==> flow/design.v <==
module B2BCD_IP #(parameter WIDTH = 4, parameter DIGIT = 2) (
    Binary_code,
    BCD_code
);
input  [WIDTH-1:0]   Binary_code;
output [DIGIT*4-1:0] BCD_code;
parameter W = WIDTH - 3;
parameter D = DIGIT * 4;
genvar i, j;
integer m;
wire [D-1:0] Binary_code_temp;
assign Binary_code_temp = {{(D - WIDTH){1'b0}}, Binary_code};
assign BCD_code = loop_i[W - 1].BCD_temp;
reg [D-1:0] result;
generate
for(i = 0; i < W; i = i + 1) begin: loop_i
    reg [3:0] result [0:5];
    reg [D-1:0] BCD_temp;
    case(i)
    0: begin
        for(j = 0; j <= i / 3; j = j + 1) begin
            always@ (*) begin
                case(Binary_code_temp[WIDTH - i + j * 4 -: 4])
                0: result[j] = 0;
                1: result[j] = 1;
                2: result[j] = 2;
                3: result[j] = 3;
                4: result[j] = 4;
                5: result[j] = 8;
                6: result[j] = 9;
                7: result[j] = 10;
                8: result[j] = 11;
                9: result[j] = 12;
                default: result[j] = 0;
                endcase
            end
        end
    end
    default: begin  
        for(j = 0; j <= i / 3; j = j + 1) begin
            always@ (*) begin
                case(loop_i[i - 1].BCD_temp[WIDTH - i + j * 4 -: 4])
                0: result[j] = 0;
                1: result[j] = 1;
                2: result[j] = 2;
                3: result[j] = 3;
                4: result[j] = 4;
                5: result[j] = 8;
                6: result[j] = 9;
                7: result[j] = 10;
                8: result[j] = 11;
                9: result[j] = 12;
                default: result[j] = 0;
                endcase
            end
        end
    end
    endcase
    case(i)
    0: begin
        always@ (*) begin
            BCD_temp = Binary_code_temp;
            for(m = 0; m <= i / 3; m = m + 1) begin
                BCD_temp[WIDTH - i + m * 4 -: 4] = result[m];
            end
        end
    end
    default: begin
        always@ (*) begin
            BCD_temp = loop_i[i - 1].BCD_temp;
            for(m = 0; m <= i / 3; m = m + 1) begin
                BCD_temp[WIDTH - i + m * 4 -: 4] = result[m];
            end
        end
    end
    endcase
end
endgenerate
endmodule
module handle_binary(Binary_temp, BCD);
parameter WIDTH = 4;
parameter DIGIT = 2;
input [DIGIT * 4-1:0] Binary_temp;
output [DIGIT * 4-1:0] BCD;
reg [DIGIT * 4-1:0] BCD;
integer k;
always@ (*) begin
    BCD = 0;
    for (k = 0; k < WIDTH; k = k + 1) begin
        case(WIDTH)
        0, 1, 2, 3, 4: begin
            if (BCD[3:0] >= 5) BCD[3:0] = BCD[3:0] + 3;
            if (BCD[7:4] >= 5) BCD[7:4] = BCD[7:4] + 3;
            BCD = {BCD[DIGIT*4-2:0], Binary_temp[WIDTH - 1 - k]};	 
        end
        5, 6, 7, 8: begin
            if (BCD[3:0] >= 5) BCD[3:0] = BCD[3:0] + 3;
            if (BCD[7:4] >= 5) BCD[7:4] = BCD[7:4] + 3;
            BCD = {BCD[DIGIT*4-2:0], Binary_temp[WIDTH - 1 - k]};	 
        end
        9, 10, 11, 12: begin
            if (BCD[3:0] >= 5) BCD[3:0] = BCD[3:0] + 3;
            if (BCD[7:4] >= 5) BCD[7:4] = BCD[7:4] + 3;
            BCD = {BCD[DIGIT*4-2:0], Binary_temp[WIDTH - 1 - k]};	 
        end
        13, 14, 15, 16: begin
            if (BCD[3:0] >= 5) BCD[3:0] = BCD[3:0] + 3;
            if (BCD[7:4] >= 5) BCD[7:4] = BCD[7:4] + 3;
            BCD = {BCD[DIGIT*4-2:0], Binary_temp[WIDTH - 1 - k]};	 
        end
        17, 18, 19, 20: begin
            if (BCD[3:0] >= 5) BCD[3:0] = BCD[3:0] + 3;
            if (BCD[7:4] >= 5) BCD[7:4] = BCD[7:4] + 3;
            BCD = {BCD[DIGIT*4-2:0], Binary_temp[WIDTH - 1 - k]};	 
        end
        endcase
    end
end
endmodule
module UT_TOP (
    clk, rst_n, in_valid, in_time,
    out_valid, out_display, out_day
);
input clk, rst_n, in_valid;
input [30:0] in_time;
output reg out_valid;
output reg [3:0] out_display;
output reg [2:0] out_day;
parameter IDLE = 0;
parameter INPUT = 1;
parameter CAL = 2;
parameter OUTPUT = 3;
reg [1:0] next_state, current_state;
reg [4:0] count;
reg [4:0] four_year_span;
reg [1:0] leap_count;  
reg [30:0] in_time_reg;
reg [26:0] four_year;
reg [24:0] one_year;
reg [21:0] month;
reg [17:0] date;
reg [17:0] hour;
reg [5:0] minute;
reg [5:0] second;
reg [10:0] year_ip_in;
reg [3:0] month_ip_in;
reg [4:0] date_ip_in;
reg [4:0] hour_ip_in;
reg [5:0] minute_ip_in;
reg [5:0] second_ip_in;
reg [11:0] bin;
wire [15:0] bout;
reg [2:0] out_day_reg;  
reg [15:0] year_ip_out;
reg [7:0] month_ip_out, date_ip_out, hour_ip_out, minute_ip_out, second_ip_out;
always@ (posedge clk or negedge rst_n) begin
  if(!rst_n)
    current_state <= IDLE;
  else
    current_state <= next_state;
end
always@ (*) begin
    case(current_state)
    IDLE: begin
        if(in_valid)
            next_state = CAL;
        else
            next_state = IDLE;
    end
    CAL: begin
        if(count == 17)
            next_state = IDLE;
        else
            next_state = CAL;
    end
    default: next_state = current_state;
    endcase
end
B2BCD_IP #(.WIDTH(12), .DIGIT(4)) B0(.Binary_code(bin), .BCD_code(bout));
always@ (*) begin
    if(current_state == CAL) begin
        case(count - 1)
        2: bin = {1'b0, year_ip_in};
        3: bin = {8'b0, month_ip_in};
        4: bin = {7'b0, date_ip_in};
        5: bin = {7'b0, hour_ip_in};
        6: bin = {6'b0, minute_ip_in};
        7: bin = {6'b0, second_ip_in};
        default: bin = 0;
        endcase
    end
    else begin
        bin = 0;
    end
end
always@ (posedge clk or negedge rst_n) begin
    if(!rst_n) begin
        year_ip_out <= 0;
        month_ip_out <= 0;
        date_ip_out <= 0;
        hour_ip_out <= 0;
        minute_ip_out <= 0;
        second_ip_out <= 0;
    end
    else begin
        if(current_state == IDLE) begin
            year_ip_out <= 0;
            month_ip_out <= 0;
            date_ip_out <= 0;
            hour_ip_out <= 0;
            minute_ip_out <= 0;
            second_ip_out <= 0;
        end
        else if(current_state == CAL) begin
            case(count - 1)
            2: year_ip_out <= bout;
            3: month_ip_out <= bout[7:0];
            4: date_ip_out <= bout[7:0];
            5: hour_ip_out <= bout[7:0];
            6: minute_ip_out <= bout[7:0];
            7: second_ip_out <= bout[7:0];
            endcase
        end
    end
end
always@ (posedge clk or negedge rst_n) begin
    if(!rst_n) begin
        in_time_reg <= 0;
    end
    else begin
        if(in_valid) begin
            in_time_reg <= in_time;
        end
        else if(current_state == CAL) begin
            in_time_reg <= in_time_reg;
        end
    end
end
always@ (posedge clk or negedge rst_n) begin
    if(!rst_n) begin
        count <= 0;
    end
    else begin
        if(current_state == IDLE) begin
            count <= 0;
        end
        else if(current_state == CAL) begin
            count <= count + 1;
        end
        else begin
            count <= count;
        end
    end
end
always@ (posedge clk or negedge rst_n) begin
    if(!rst_n) begin
        four_year_span <= 0;
    end
    else begin
        if(current_state == IDLE)
            four_year_span <= 0;
        else if(current_state == CAL) begin
            if(count == 0) begin
                if(in_time_reg >= 0 && in_time_reg < 126230400) four_year_span <= 0;
                else if(in_time_reg < 252460800)  four_year_span <= 1;
                else if(in_time_reg < 378691200)  four_year_span <= 2;
                else if(in_time_reg < 504921600)  four_year_span <= 3;
                else if(in_time_reg < 631152000)  four_year_span <= 4;
                else if(in_time_reg < 757382400)  four_year_span <= 5;
                else if(in_time_reg < 883612800)  four_year_span <= 6;
                else if(in_time_reg < 1009843200) four_year_span <= 7;
                else if(in_time_reg < 1136073600) four_year_span <= 8;
                else if(in_time_reg < 1262304000) four_year_span <= 9;
                else if(in_time_reg < 1388534400) four_year_span <= 10;
                else if(in_time_reg < 1514764800) four_year_span <= 11;
                else if(in_time_reg < 1640995200) four_year_span <= 12;
                else if(in_time_reg < 1767225600) four_year_span <= 13;
                else if(in_time_reg < 1893456000) four_year_span <= 14;
                else if(in_time_reg < 2019686400) four_year_span <= 15;
                else if(in_time_reg < 2145916800) four_year_span <= 16;
                else                              four_year_span <= 17;
            end
            else begin
                four_year_span <= four_year_span;
            end
        end
    end
end
always@ (posedge clk or negedge rst_n) begin
    if(!rst_n) begin
        four_year <= 0;
    end
    else begin
        if(current_state == IDLE)
            four_year <= 0;
        else if(current_state == CAL) begin
            if(in_time_reg >= 0 && in_time_reg < 126230400) four_year <= in_time_reg;
            else if(in_time_reg < 252460800)  four_year <= in_time_reg - 126230400;
            else if(in_time_reg < 378691200)  four_year <= in_time_reg - 252460800;
            else if(in_time_reg < 504921600)  four_year <= in_time_reg - 378691200;
            else if(in_time_reg < 631152000)  four_year <= in_time_reg - 504921600;
            else if(in_time_reg < 757382400)  four_year <= in_time_reg - 631152000;
            else if(in_time_reg < 883612800)  four_year <= in_time_reg - 757382400;
            else if(in_time_reg < 1009843200) four_year <= in_time_reg - 883612800;
            else if(in_time_reg < 1136073600) four_year <= in_time_reg - 1009843200;
            else if(in_time_reg < 1262304000) four_year <= in_time_reg - 1136073600;
            else if(in_time_reg < 1388534400) four_year <= in_time_reg - 1262304000;
            else if(in_time_reg < 1514764800) four_year <= in_time_reg - 1388534400;
            else if(in_time_reg < 1640995200) four_year <= in_time_reg - 1514764800;
            else if(in_time_reg < 1767225600) four_year <= in_time_reg - 1640995200;
            else if(in_time_reg < 1893456000) four_year <= in_time_reg - 1767225600;
            else if(in_time_reg < 2019686400) four_year <= in_time_reg - 1893456000;
            else if(in_time_reg < 2145916800) four_year <= in_time_reg - 2019686400;
            else                              four_year <= in_time_reg - 2145916800;
        end
    end
end
always@ (posedge clk or negedge rst_n) begin
    if(!rst_n) begin
        one_year <= 0;
    end
    else begin
        if(current_state == IDLE)
            one_year <= 0;
        else if(current_state == CAL) begin
            if(four_year >= 0 && four_year < 31536000)
                one_year <= four_year;
            else if(four_year < 63072000)
                one_year <= four_year - 31536000;
            else if(four_year < 94694400)
                one_year <= four_year - 63072000;
            else
                one_year <= four_year - 94694400;
        end
    end
end
always@ (posedge clk or negedge rst_n) begin
    if(!rst_n) begin
        leap_count <= 0;
    end
    else begin
        if(current_state == IDLE) begin
            leap_count <= 0;
        end
        else if (current_state == CAL) begin
            if(four_year >= 0 && four_year < 31536000)
                leap_count <= 0;
            else if(four_year < 63072000)
                leap_count <= 1;
            else if(four_year < 94694400)
                leap_count <= 2;
            else
                leap_count <= 3;
        end
    end
end
always@ (posedge clk) begin
    if(current_state == IDLE) begin
        year_ip_in <= 0;
    end
    else if(current_state == CAL) begin
        if(count == 2)
            year_ip_in <= 1970 + four_year_span * 4 + leap_count;
    end
end
always@ (posedge clk or negedge rst_n) begin
    if(!rst_n) begin
        month <= 0;
        month_ip_in <= 0;
    end
    else begin
        if(current_state == IDLE) begin
            month <= 0;
            month_ip_in <= 0;
        end
        else if(current_state == CAL) begin
            if(count == 2) begin
                if(leap_count == 2) begin  
                    if(one_year >= 0 && one_year < 2678400) begin 
                        month <= one_year;
                        month_ip_in <= 1;
                    end
                    else if(one_year < 5184000) begin 
                        month <= one_year - 2678400;
                        month_ip_in <= 2;
                    end
                    else if(one_year < 7862400) begin 
                        month <= one_year - 5184000;
                        month_ip_in <= 3;
                    end
                    else if(one_year < 10454400) begin 
                        month <= one_year - 7862400;
                        month_ip_in <= 4;
                    end
                    else if(one_year < 13132800) begin 
                        month <= one_year - 10454400;
                        month_ip_in <= 5;
                    end
                    else if(one_year < 15724800) begin 
                        month <= one_year - 13132800;
                        month_ip_in <= 6;
                    end
                    else if(one_year < 18403200) begin 
                        month <= one_year - 15724800;
                        month_ip_in <= 7;
                    end
                    else if(one_year < 21081600) begin 
                        month <= one_year - 18403200;
                        month_ip_in <= 8;
                    end
                    else if(one_year < 23673600) begin 
                        month <= one_year - 21081600;
                        month_ip_in <= 9;
                    end
                    else if(one_year < 26352000) begin 
                        month <= one_year - 23673600;
                        month_ip_in <= 10;
                    end
                    else if(one_year < 28944000) begin 
                        month <= one_year - 26352000;
                        month_ip_in <= 11;
                    end
                    else  begin 
                        month <= one_year - 28944000;
                        month_ip_in <= 12;
                    end
                end
                else begin  
                    if(one_year >= 0 && one_year < 2678400) begin 
                        month <= one_year;
                        month_ip_in <= 1;
                    end
                    else if(one_year < 5097600) begin 
                        month <= one_year - 2678400;
                        month_ip_in <= 2;
                    end
                    else if(one_year < 7776000) begin 
                        month <= one_year - 5097600;
                        month_ip_in <= 3;
                    end
                    else if(one_year < 10368000) begin 
                        month <= one_year - 7776000;
                        month_ip_in <= 4;
                    end
                    else if(one_year < 13046400) begin 
                        month <= one_year - 10368000;
                        month_ip_in <= 5;
                    end
                    else if(one_year < 15638400) begin 
                        month <= one_year - 13046400;
                        month_ip_in <= 6;
                    end
                    else if(one_year < 18316800) begin 
                        month <= one_year - 15638400;
                        month_ip_in <= 7;
                    end
                    else if(one_year < 20995200) begin 
                        month <= one_year - 18316800;
                        month_ip_in <= 8;
                    end
                    else if(one_year < 23587200) begin 
                        month <= one_year - 20995200;
                        month_ip_in <= 9;
                    end
                    else if(one_year < 26265600) begin 
                        month <= one_year - 23587200;
                        month_ip_in <= 10;
                    end
                    else if(one_year < 28857600) begin 
                        month <= one_year - 26265600;
                        month_ip_in <= 11;
                    end
                    else begin 
                        month <= one_year - 28857600;
                        month_ip_in <= 12;
                    end
                end
            end
        end
    end
end
always@ (posedge clk or negedge rst_n) begin
    if(!rst_n) begin
        date <= 0;
        date_ip_in <= 0;
    end
    else begin
        if(current_state == IDLE) begin
            date <= 0;
            date_ip_in <= 0;
        end
        else if(current_state == CAL) begin
            if(count == 3) begin
                if(month >= 0 && month < 86400) begin
                    date <= month;
                    date_ip_in <= 1;
                end
                else if(month < 172800) begin
                    date <= month - 86400;
                    date_ip_in <= 2;
                end
                else if(month < 259200) begin
                    date <= month - 172800;
                    date_ip_in <= 3;
                end
                else if(month < 345600) begin
                    date <= month - 259200;
                    date_ip_in <= 4;
                end
                else if(month < 432000) begin
                    date <= month - 345600;
                    date_ip_in <= 5;
                end
                else if(month < 518400) begin
                    date <= month - 432000;
                    date_ip_in <= 6;
                end
                else if(month < 604800) begin
                    date <= month - 518400;
                    date_ip_in <= 7;
                end
                else if(month < 691200) begin
                    date <= month - 604800;
                    date_ip_in <= 8;
                end
                else if(month < 777600) begin
                    date <= month - 691200;
                    date_ip_in <= 9;
                end
                else if(month < 864000) begin
                    date <= month - 777600;
                    date_ip_in <= 10;
                end
                else if(month < 950400) begin
                    date <= month - 864000;
                    date_ip_in <= 11;
                end
                else if(month < 1036800) begin
                    date <= month - 950400;
                    date_ip_in <= 12;
                end
                else if(month < 1123200) begin
                    date <= month - 1036800;
                    date_ip_in <= 13;
                end
                else if(month < 1209600) begin
                    date <= month - 1123200;
                    date_ip_in <= 14;
                end
                else if(month < 1296000) begin
                    date <= month - 1209600;
                    date_ip_in <= 15;
                end
                else if(month < 1382400) begin
                    date <= month - 1296000;
                    date_ip_in <= 16;
                end
                else if(month < 1468800) begin
                    date <= month - 1382400;
                    date_ip_in <= 17;
                end
                else if(month < 1555200) begin
                    date <= month - 1468800;
                    date_ip_in <= 18;
                end
                else if(month < 1641600) begin
                    date <= month - 1555200;
                    date_ip_in <= 19;
                end
                else if(month < 1728000) begin
                    date <= month - 1641600;
                    date_ip_in <= 20;
                end
                else if(month < 1814400) begin
                    date <= month - 1728000;
                    date_ip_in <= 21;
                end
                else if(month < 1900800) begin
                    date <= month - 1814400;
                    date_ip_in <= 22;
                end
                else if(month < 1987200) begin
                    date <= month - 1900800;
                    date_ip_in <= 23;
                end
                else if(month < 2073600) begin
                    date <= month - 1987200;
                    date_ip_in <= 24;
                end
                else if(month < 2160000) begin
                    date <= month - 2073600;
                    date_ip_in <= 25;
                end
                else if(month < 2246400) begin
                    date <= month - 2160000;
                    date_ip_in <= 26;
                end
                else if(month < 2332800) begin
                    date <= month - 2246400;
                    date_ip_in <= 27;
                end
                else if(month < 2419200) begin
                    date <= month - 2332800;
                    date_ip_in <= 28;
                end
                else if(month < 2505600) begin
                    date <= month - 2419200;
                    date_ip_in <= 29;
                end
                else if(month < 2592000) begin
                    date <= month - 2505600;
                    date_ip_in <= 30;
                end
                else begin
                    date <= month - 2592000;
                    date_ip_in <= 31;
                end
            end
        end
    end
end
always@ (posedge clk or negedge rst_n) begin
    if(!rst_n) begin
        hour <= 0;
        hour_ip_in <= 0;
    end
    else begin
        if(current_state == IDLE) begin
            hour <= 0;
            hour_ip_in <= 0;
        end
        else if(current_state == CAL) begin
            if(date >= 0 && date < 3600) begin
                hour <= date;
                hour_ip_in <= 0;
            end
            else if(date < 7200) begin
                hour <= date - 3600;
                hour_ip_in <= 1;
            end
            else if(date < 10800) begin
                hour <= date - 7200;
                hour_ip_in <= 2;
            end
            else if(date < 14400) begin
                hour <= date - 10800;
                hour_ip_in <= 3;
            end
            else if(date < 18000) begin
                hour <= date - 14400;
                hour_ip_in <= 4;
            end
            else if(date < 21600) begin
                hour <= date - 18000;
                hour_ip_in <= 5;
            end
            else if(date < 25200) begin
                hour <= date - 21600;
                hour_ip_in <= 6;
            end
            else if(date < 28800) begin
                hour <= date - 25200;
                hour_ip_in <= 7;
            end
            else if(date < 32400) begin
                hour <= date - 28800;
                hour_ip_in <= 8;
            end
            else if(date < 36000) begin
                hour <= date - 32400;
                hour_ip_in <= 9;
            end
            else if(date < 39600) begin
                hour <= date - 36000;
                hour_ip_in <= 10;
            end
            else if(date < 43200) begin
                hour <= date - 39600;
                hour_ip_in <= 11;
            end
            else if(date < 46800) begin
                hour <= date - 43200;
                hour_ip_in <= 12;
            end
            else if(date < 50400) begin
                hour <= date - 46800;
                hour_ip_in <= 13;
            end
            else if(date < 54000) begin
                hour <= date - 50400;
                hour_ip_in <= 14;
            end
            else if(date < 57600) begin
                hour <= date - 54000;
                hour_ip_in <= 15;
            end
            else if(date < 61200) begin
                hour <= date - 57600;
                hour_ip_in <= 16;
            end
            else if(date < 64800) begin
                hour <= date - 61200;
                hour_ip_in <= 17;
            end
            else if(date < 68400) begin
                hour <= date - 64800;
                hour_ip_in <= 18;
            end
            else if(date < 72000) begin
                hour <= date - 68400;
                hour_ip_in <= 19;
            end
            else if(date < 75600) begin
                hour <= date - 72000;
                hour_ip_in <= 20;
            end
            else if(date < 79200) begin
                hour <= date - 75600;
                hour_ip_in <= 21;
            end
            else if(date < 82800) begin
                hour <= date - 79200;
                hour_ip_in <= 22;
            end
            else begin
                hour <= date - 82800;
                hour_ip_in <= 23;
            end
        end
    end
end
always@ (posedge clk or negedge rst_n) begin
    if(!rst_n) begin
        minute_ip_in <= 0;
        second_ip_in <= 0;
    end
    else begin
        if(current_state == IDLE) begin
            minute_ip_in <= 0;
            second_ip_in <= 0;
        end
        else if(current_state == CAL) begin
            minute_ip_in <= hour / 'd60;
            second_ip_in <= hour % 'd60;
        end
    end
end
always@ (*) begin
    if(current_state == CAL) begin
        if(count == 4) begin
            if(month_ip_in == 1 || month_ip_in == 2) begin
                out_day_reg = (date_ip_in + (month_ip_in + 12) * 2 + 3 * (month_ip_in + 13) / 5 + (year_ip_in - 1) + (year_ip_in - 1) / 4) % 7;
            end
            else begin
                out_day_reg = (date_ip_in + month_ip_in * 2 + 3 * (month_ip_in + 1) / 5 + year_ip_in + year_ip_in / 4 ) % 7;
            end
        end
        else begin
            out_day_reg = 0;
        end
    end
    else begin
        out_day_reg = 0;
    end
end
always@ (posedge clk or negedge rst_n) begin
    if(!rst_n) begin
        out_valid <= 0;
    end
    else begin
        if(current_state == CAL) begin
            if(count >= 4 && count <= 17)
                out_valid <= 1;
            else
                out_valid <= 0;
        end
        else begin
            out_valid <= 0;
        end
    end
end
always@ (posedge clk or negedge rst_n) begin
    if(!rst_n) begin
        out_day <= 0;
    end
    else begin
        if(current_state == CAL) begin
            if(count == 4) begin
                out_day <= out_day_reg;
            end
            else begin
                out_day <= out_day;
            end
        end
        else begin
            out_day <= 0;
        end
    end
end
always@ (posedge clk or negedge rst_n) begin
    if(!rst_n) begin
        out_display <= 0;
    end
    else begin
        if(current_state == CAL) begin
            case(count)
            4: out_display <= year_ip_out[15:12];
            5: out_display <= year_ip_out[11:8];
            6: out_display <= year_ip_out[7:4];
            7: out_display <= year_ip_out[3:0];
            8: out_display <= month_ip_out[7:4];
            9: out_display <= month_ip_out[3:0];
            10: out_display <= date_ip_out[7:4];
            11: out_display <= date_ip_out[3:0];
            12: out_display <= hour_ip_out[7:4];
            13: out_display <= hour_ip_out[3:0];
            14: out_display <= minute_ip_out[7:4];
            15: out_display <= minute_ip_out[3:0];
            16: out_display <= second_ip_out[7:4];
            17: out_display <= second_ip_out[3:0];
            default: out_display <= 0;
            endcase
        end
        else begin
            out_display <= 0;
        end
    end
end
endmodule
From RTL to reports: UT_TOP
What the tools print for UT_TOP, step after step.
Line numbers count from 1 in the design file above.
Library cell names are shortened.
{"block": "setup", "design": "UT_TOP", "clock": "clk", "lib": "sky130hd", "pvt_corner": "tt_025C_1v80"}

Word level
Counts by Yosys on the flattened word-level netlist (proc, flatten, opt, wreduce). Print and check cells are left out. Cells with the same type and inputs are merged into one.
Memory sizes are those after Yosys's memory passes, which may raise the word count (mostly to a power of two), join words into wider ones and drop unused or constant bits.
{"block": "classes", "multipliers": 2, "n_eq": 27, "cmp": 101, "n_div": 6, "muxes": 253, "n_reduce_logical": 29, "add_sub_neg": 110}
{"block": "ops", "op": "2-to-1 mux 18 bit", "count": 58}
{"block": "ops", "op": "2-to-1 mux 22 bit", "count": 26}
{"block": "ops", "op": "2-to-1 mux 27 bit", "count": 19}
{"block": "ops", "op": "subtractor 18 bit with constant B", "count": 20}
{"block": "ops", "op": "2-to-1 mux 5 bit", "count": 57}
{"block": "ops", "op": "< comparator 31 bit with constant B", "count": 9}
{"block": "ops", "op": "< comparator 22 x 21 -> 1 bit with constant B", "count": 12}
{"block": "ops", "op": "< comparator 25 bit with constant B", "count": 10}
{"block": "ops", "op": "subtractor 27 bit with constant B", "count": 9}
{"block": "ops", "op": "subtractor 18 x 17 -> 18 bit with constant B", "count": 13}
{"block": "ops", "op": "subtractor 18 x 16 -> 18 bit with constant B", "count": 11}
{"block": "ops", "op": "subtractor 22 bit with constant B", "count": 9}
{"block": "ops", "op": "divider 18 x 6 -> 32 bit with constant B", "count": 1}
{"block": "ops", "op": "modulo 18 x 6 -> 32 bit with constant B", "count": 1}
{"block": "ops", "op": "divider 32 x 3 -> 32 bit with constant B", "count": 2}
{"block": "ops", "op": "modulo 32 x 3 -> 32 bit with constant B", "count": 2}
{"block": "ops", "op": "< comparator 18 x 16 -> 1 bit with constant B", "count": 9}
{"block": "ops", "op": "< comparator 25 x 24 -> 1 bit with constant B", "count": 6}
{"block": "ops", "op": "< comparator 22 x 20 -> 1 bit with constant B", "count": 6}
{"block": "ops", "op": "subtractor 22 x 21 -> 22 bit with constant B", "count": 6}
{"block": "ops", "op": "< comparator 22 bit with constant B", "count": 6}
{"block": "ops", "op": "== test 32 x 3 -> 1 bit with constant B", "count": 4}
{"block": "ops", "op": "2-to-1 mux 25 bit", "count": 5}
{"block": "ops", "op": "< comparator 31 x 30 -> 1 bit with constant B", "count": 4}
{"block": "ops", "op": "2-to-1 mux 8 bit", "count": 15}
{"block": "ops", "op": "subtractor 27 x 26 -> 27 bit with constant B", "count": 4}
{"block": "ops", "op": "2-to-1 mux 4 bit", "count": 27}
{"block": "ops", "op": "< comparator 25 x 23 -> 1 bit with constant B", "count": 4}
Not listed: further kinds 74, cells in them 173.
{"block": "word_totals", "reg_bits": 256, "romBits": 1152, "out_inout_bits": 8, "memories": 18}
{"block": "mem_list", "name": "(no name shown)", "size": 16, "width": 4, "rd": 1, "write_ports": 0, "line": 42, "source": "case(loop_i[i - 1].BCD_temp[WIDTH - i + j * 4 -: 4])"}
{"block": "mem_list", "name": "(no name shown)", "size": 16, "width": 4, "rd": 1, "write_ports": 0, "line": 42}
{"block": "mem_list", "name": "(no name shown)", "size": 16, "width": 4, "rd": 1, "write_ports": 0, "line": 42}
{"block": "mem_list", "name": "(no name shown)", "size": 16, "width": 4, "rd": 1, "write_ports": 0, "line": 42}
{"block": "mem_list", "name": "(no name shown)", "size": 16, "width": 4, "rd": 1, "write_ports": 0, "line": 42}
{"block": "mem_list", "name": "(no name shown)", "size": 16, "width": 4, "rd": 1, "write_ports": 0, "line": 42}
Further memories, not shown: 12.

Logic depth
Longest topological path by Yosys (ltp), each cell counted once; first at word level (registers and memories cut), then after technology mapping (sequential cells cut; the memories' decode and read muxes count).
{"block": "logic_depth", "ltp_word": 34, "ABC_AREA": 0, "depth_mapped": 78}

After synthesis
The flow's flattened synthesis, as Yosys stat reports it; memories are mapped. The netlist is that of the ABC_AREA named above (0 if unset); the other value can give another one.
{"block": "synth_totals", "yosys_area_mm2": 0.041222, "buf_cells": 554, "cells": 6260, "flip_flops": 254}
{"block": "by_type", "type": "dfrtp_1", "count": 242, "type_area_um2": 6.06E+03}
{"block": "by_type", "type": "a21oi_1", "count": 682, "type_area_um2": 3.41E+03}
{"block": "by_type", "type": "nand2_1", "count": 836, "type_area_um2": 3138.01}
{"block": "by_type", "type": "o21ai_0", "count": 536, "type_area_um2": 2.68E+03}
{"block": "by_type", "type": "nor2_1", "count": 676, "type_area_um2": 2.54E+03}
{"block": "by_type", "type": "ha_1", "count": 181, "type_area_um2": 2.26E+03}
{"block": "by_type", "type": "clkbuf_1", "count": 502, "type_area_um2": 1.88E+03}
{"block": "by_type", "type": "a211oi_1", "count": 184, "type_area_um2": 1.38E+03}
{"block": "by_type", "type": "xnor2_1", "count": 133, "type_area_um2": 1.16E+03}
{"block": "by_type", "type": "nand3_1", "count": 184, "type_area_um2": 920.883}
{"block": "by_type", "type": "o211ai_1", "count": 119, "type_area_um2": 893.357}
{"block": "by_type", "type": "nor3_1", "count": 178, "type_area_um2": 890.854}
{"block": "by_type", "type": "a31oi_1", "count": 135, "type_area_um2": 844.56}
{"block": "by_type", "type": "mux2i_1", "count": 76, "type_area_um2": 760.73}
{"block": "by_type", "type": "fa_1", "count": 33, "type_area_um2": 660.634}
{"block": "by_type", "type": "a21o_1", "count": 81, "type_area_um2": 608.083}
{"block": "by_type", "type": "a221oi_1", "count": 69, "type_area_um2": 604.33}
{"block": "by_type", "type": "inv_1", "count": 147, "type_area_um2": 551.779}
Other cell types: 107; their cells: 1266.
The figures by module come from a second, unflattened synthesis with its own total; it is not the netlist above.
{"block": "hier_totals", "cells_unflattened": 6333, "hier_area_mm2": 0.0420516}
Each row is one instance without its submodules.
{"block": "modules", "mod": "UT_TOP", "mod_seq_area_mm2": 0.0063523, "mod_area_mm2": 0.0398995, "cells": 5992, "n_inst": 1}
{"block": "modules", "mod": "B2BCD_IP", "mod_seq_area_mm2": 0, "mod_area_mm2": 0.0021521, "cells": 341, "n_inst": 1}

Path before layout
Path of least setup slack by OpenSTA after synthesis, without wires, with an ideal clock, recovery checks aside; 20% of the period is set as input and as output delay. Where synthesis merged equal registers, the netlist keeps one of their names.
{"block": "synth_path", "path_kind": "flip-flop to flip-flop", "startpoint": "register month_ip_in[0]", "endpoint": "register out_day[0]", "stages": 72, "arrival_ns": 14.856, "path_buffers": 4, "clock_period_ns": 20.0, "delay_ns": 14.987, "path_slack_ns": 5.013, "synth_period_reached_ns": 14.987}
"delay_ns" = arrival - input delay + setup time.
"stages" counts driving pins, that of a launching flip-flop among them; a cell with two outputs on the path counts twice.
"synth_period_reached_ns" is the clock period less the worst setup slack; recovery checks do not enter. This is arithmetic on one report: input and output delays are still those of the set period (20% each).
The rows between start and end are the longest chain of elaborated cells between them; the timing report does not say that the signal goes this way. Where chains are equally long, one stands for them.
A line is the first line of the expression or statement that the cell stems from. Yosys adds cells for indexed reads and writes and turns some case tables into memories.
A register here has more assigning lines than the two given.
{"block": "synth_via", "cell_sequence": "dfrtp_1 ha_1 xor2_1 inv_1 fa_1 inv_1 a21oi_1 nor2_1 nor3_1 a21oi_1 nor2_1 a21oi_1 nand2_1 ha_1 nor2b_1 nand2_1 a21oi_1 nor3_1 [36 not listed] o31ai_1 nand3_1 a311o_1 maj3_2 o2bb2ai_2 buf_6 o2111a_1 a211oi_2 ha_1 nand3_1 mux2i_1 nor2_1 o21ai_0 ha_1 a31oi_4 xnor2_1 mux2i_1 nor2_1", "elab_chain_len": 10, "cells_between": 23, "cone_lines": 5, "cone_classes": "add/sub: 11; mul: 2; div: 4; eq/ne: 2; mux: 3; reduce/logical: 1"}
{"block": "synth_lines", "item": "from (decl)", "line": 146, "source": "reg [3:0] month_ip_in;"}
{"block": "synth_lines", "item": "from (assign)", "line": 369, "source": "month_ip_in <= 0;"}
{"block": "synth_lines", "item": "from (assign)", "line": 374, "source": "month_ip_in <= 0;"}
{"block": "synth_lines", "item": "adder 4 x 1 -> 5 bit", "line": 755, "source": "out_day_reg = (date_ip_in + month_ip_in * 2 + 3 * (month_ip_in + 1) / 5 + year_ip_in + year_ip_in / 4 ) % 7;"}
{"block": "synth_lines", "item": "multiplier 2 x 5 -> 7 bit", "line": 755}
{"block": "synth_lines", "item": "divider 32 x 3 -> 32 bit", "line": 755}
{"block": "synth_lines", "item": "adder 6 x 32 -> 32 bit", "line": 755}
{"block": "synth_lines", "item": "adder 32 x 11 -> 32 bit", "line": 755}
{"block": "synth_lines", "item": "adder 32 x 9 -> 32 bit", "line": 755}
{"block": "synth_lines", "item": "modulo 32 x 3 -> 32 bit", "line": 755}
{"block": "synth_lines", "item": "2-to-1 mux 3 bit", "line": 751, "source": "if(month_ip_in == 1 || month_ip_in == 2) begin"}
{"block": "synth_lines", "item": "2-to-1 mux 3 bit", "line": 788, "source": "if(count == 4) begin"}
{"block": "synth_lines", "item": "2-to-1 mux 3 bit", "line": 787, "source": "if(current_state == CAL) begin"}
{"block": "synth_lines", "item": "to (assign)", "line": 789, "source": "out_day <= out_day_reg;"}
{"block": "synth_lines", "item": "to (assign)", "line": 792, "source": "out_day <= out_day;"}
{"block": "synth_lines", "item": "to (decl)", "line": 128, "source": "output reg [2:0] out_day;"}

Path in the finished layout
Path of least setup slack in the final report of record 1 (OpenROAD, finished layout, wires in). Where an end is a register, its clock arrival counts in the times.
{"block": "layout_path", "path_kind": "flip-flop to flip-flop", "startpoint": "register month_ip_in[0]", "endpoint": "register out_day[0]", "stages": 70, "clock_period_ns": 21.0, "path_slack_ns": 2.56, "path_buffers": 0, "arrival_ns": 18.89}
The rows between start and end are the longest chain of elaborated cells between them; the timing report does not say that the signal goes this way. Where chains are equally long, one stands for them.
A register here has more assigning lines than the two given.
{"block": "layout_via", "cell_sequence": "dfrtp_1 ha_1 xor2_1 inv_1 fa_1 inv_1 a21oi_1 nor2_1 nor3_1 a21oi_1 nor2_1 a21oi_1 nand2_1 ha_1 nor2b_1 nand2_1 a21oi_1 nor3_1 [34 not listed] a31oi_1 o311ai_0 o31a_1 o211ai_1 a32oi_1 o221ai_1 a22o_1 a211oi_2 ha_1 nand3_1 mux2i_1 nor2_1 o21ai_0 ha_1 a31oi_4 xnor2_1 mux2i_1 nor2_1", "elab_chain_len": 10, "cells_between": 23, "cone_lines": 5, "cone_classes": "add/sub: 11; mul: 2; div: 4; eq/ne: 2; mux: 3; reduce/logical: 1"}
{"block": "layout_lines", "item": "from (decl)", "line": 146, "source": "reg [3:0] month_ip_in;"}
{"block": "layout_lines", "item": "from (assign)", "line": 369, "source": "month_ip_in <= 0;"}
{"block": "layout_lines", "item": "from (assign)", "line": 374, "source": "month_ip_in <= 0;"}
{"block": "layout_lines", "item": "adder 4 x 1 -> 5 bit", "line": 755, "source": "out_day_reg = (date_ip_in + month_ip_in * 2 + 3 * (month_ip_in + 1) / 5 + year_ip_in + year_ip_in / 4 ) % 7;"}
{"block": "layout_lines", "item": "multiplier 2 x 5 -> 7 bit", "line": 755}
{"block": "layout_lines", "item": "divider 32 x 3 -> 32 bit", "line": 755}
{"block": "layout_lines", "item": "adder 6 x 32 -> 32 bit", "line": 755}
{"block": "layout_lines", "item": "adder 32 x 11 -> 32 bit", "line": 755}
{"block": "layout_lines", "item": "adder 32 x 9 -> 32 bit", "line": 755}
{"block": "layout_lines", "item": "modulo 32 x 3 -> 32 bit", "line": 755}
{"block": "layout_lines", "item": "2-to-1 mux 3 bit", "line": 751, "source": "if(month_ip_in == 1 || month_ip_in == 2) begin"}
{"block": "layout_lines", "item": "2-to-1 mux 3 bit", "line": 788, "source": "if(count == 4) begin"}
{"block": "layout_lines", "item": "2-to-1 mux 3 bit", "line": 787, "source": "if(current_state == CAL) begin"}
{"block": "layout_lines", "item": "to (assign)", "line": 789, "source": "out_day <= out_day_reg;"}
{"block": "layout_lines", "item": "to (assign)", "line": 792, "source": "out_day <= out_day;"}
{"block": "layout_lines", "item": "to (decl)", "line": 128, "source": "output reg [2:0] out_day;"}

FLOW RESULTS
============

Below are 4 stored runs of the flow (Yosys, OpenROAD; platform sky130hd) on UT_TOP, each with its settings and what was measured, unordered. Constraints: input delay and output delay 20% of the set period each, output load 0.01 pF.
"timing.worst_path_ns" is the time allowed to the run's worst setup path (the clock period less input and output delay, where it has them) less its slack. Clock arrival times count: a late capture clock shortens it, a late launch clock lengthens it.

{"run": "record 1", "settings": { "CORE_ASPECT_RATIO": 1.15, "CORE_UTILIZATION": 24, "CTS_CLUSTER_DIAMETER": 168, "GPL_ROUTABILITY_DRIVEN": 1, "HOLD_SLACK_MARGIN": -0.01, "MAX_ROUTING_LAYER": "met4", "PLACE_DENSITY_LB_ADDON": 0.28, "TNS_END_PERCENT": 50, "period_ns": 21.0, "CAP_MARGIN": 20, "CORE_MARGIN": 2, "SLEW_MARGIN": 20 }, "results": { "post_route_util_frac": 0.261, "timing.worst_path_ns": 18.44, "path_kind": "flip-flop to flip-flop", "fin_tns_ns": 0.000, "die_footprint_mm2": 0.175098, "post_synth_area_mm2": 0.041222, "ws_setup_ns": 2.557 }}
{"run": "record 2", "settings": { "ABC_AREA": 1, "CELL_PAD_IN_SITES_DETAIL_PLACEMENT": 0, "CORE_ASPECT_RATIO": 0.57, "CTS_CLUSTER_DIAMETER": 392, "CTS_CLUSTER_SIZE": 34, "HOLD_SLACK_MARGIN": 0.22, "SETUP_SLACK_MARGIN": -0.75, "SLEW_MARGIN": 0, "TNS_END_PERCENT": 10, "period_ns": 11.0, "CAP_MARGIN": 20, "CORE_MARGIN": 2, "CORE_UTILIZATION": 40 }, "results": { "post_route_util_frac": 0.457, "timing.worst_path_ns": 13.35, "path_kind": "flip-flop to flip-flop", "fin_tns_ns": -6.955, "die_footprint_mm2": 0.101082, "post_synth_area_mm2": 0.0393828, "ws_setup_ns": -2.346 }}
{"run": "record 3", "settings": { "CORE_ASPECT_RATIO": 0.57, "CTS_CLUSTER_DIAMETER": 392, "TNS_END_PERCENT": 10, "period_ns": 20.0, "CAP_MARGIN": 20, "CORE_MARGIN": 2, "CORE_UTILIZATION": 40, "SLEW_MARGIN": 20 }, "results": { "post_route_util_frac": 0.43, "timing.worst_path_ns": 18.30, "path_kind": "flip-flop to flip-flop", "fin_tns_ns": 0.000, "die_footprint_mm2": 0.105741, "post_synth_area_mm2": 0.041222, "ws_setup_ns": 1.703 }}
{"run": "record 4", "settings": { "CORE_UTILIZATION": 21, "period_ns": 18.4, "CAP_MARGIN": 20, "CORE_MARGIN": 2, "SLEW_MARGIN": 20 }, "results": { "post_route_util_frac": 0.232, "timing.worst_path_ns": 17.00, "path_kind": "flip-flop to flip-flop", "fin_tns_ns": 0.000, "die_footprint_mm2": 0.199854, "post_synth_area_mm2": 0.041222, "ws_setup_ns": 1.396 }}
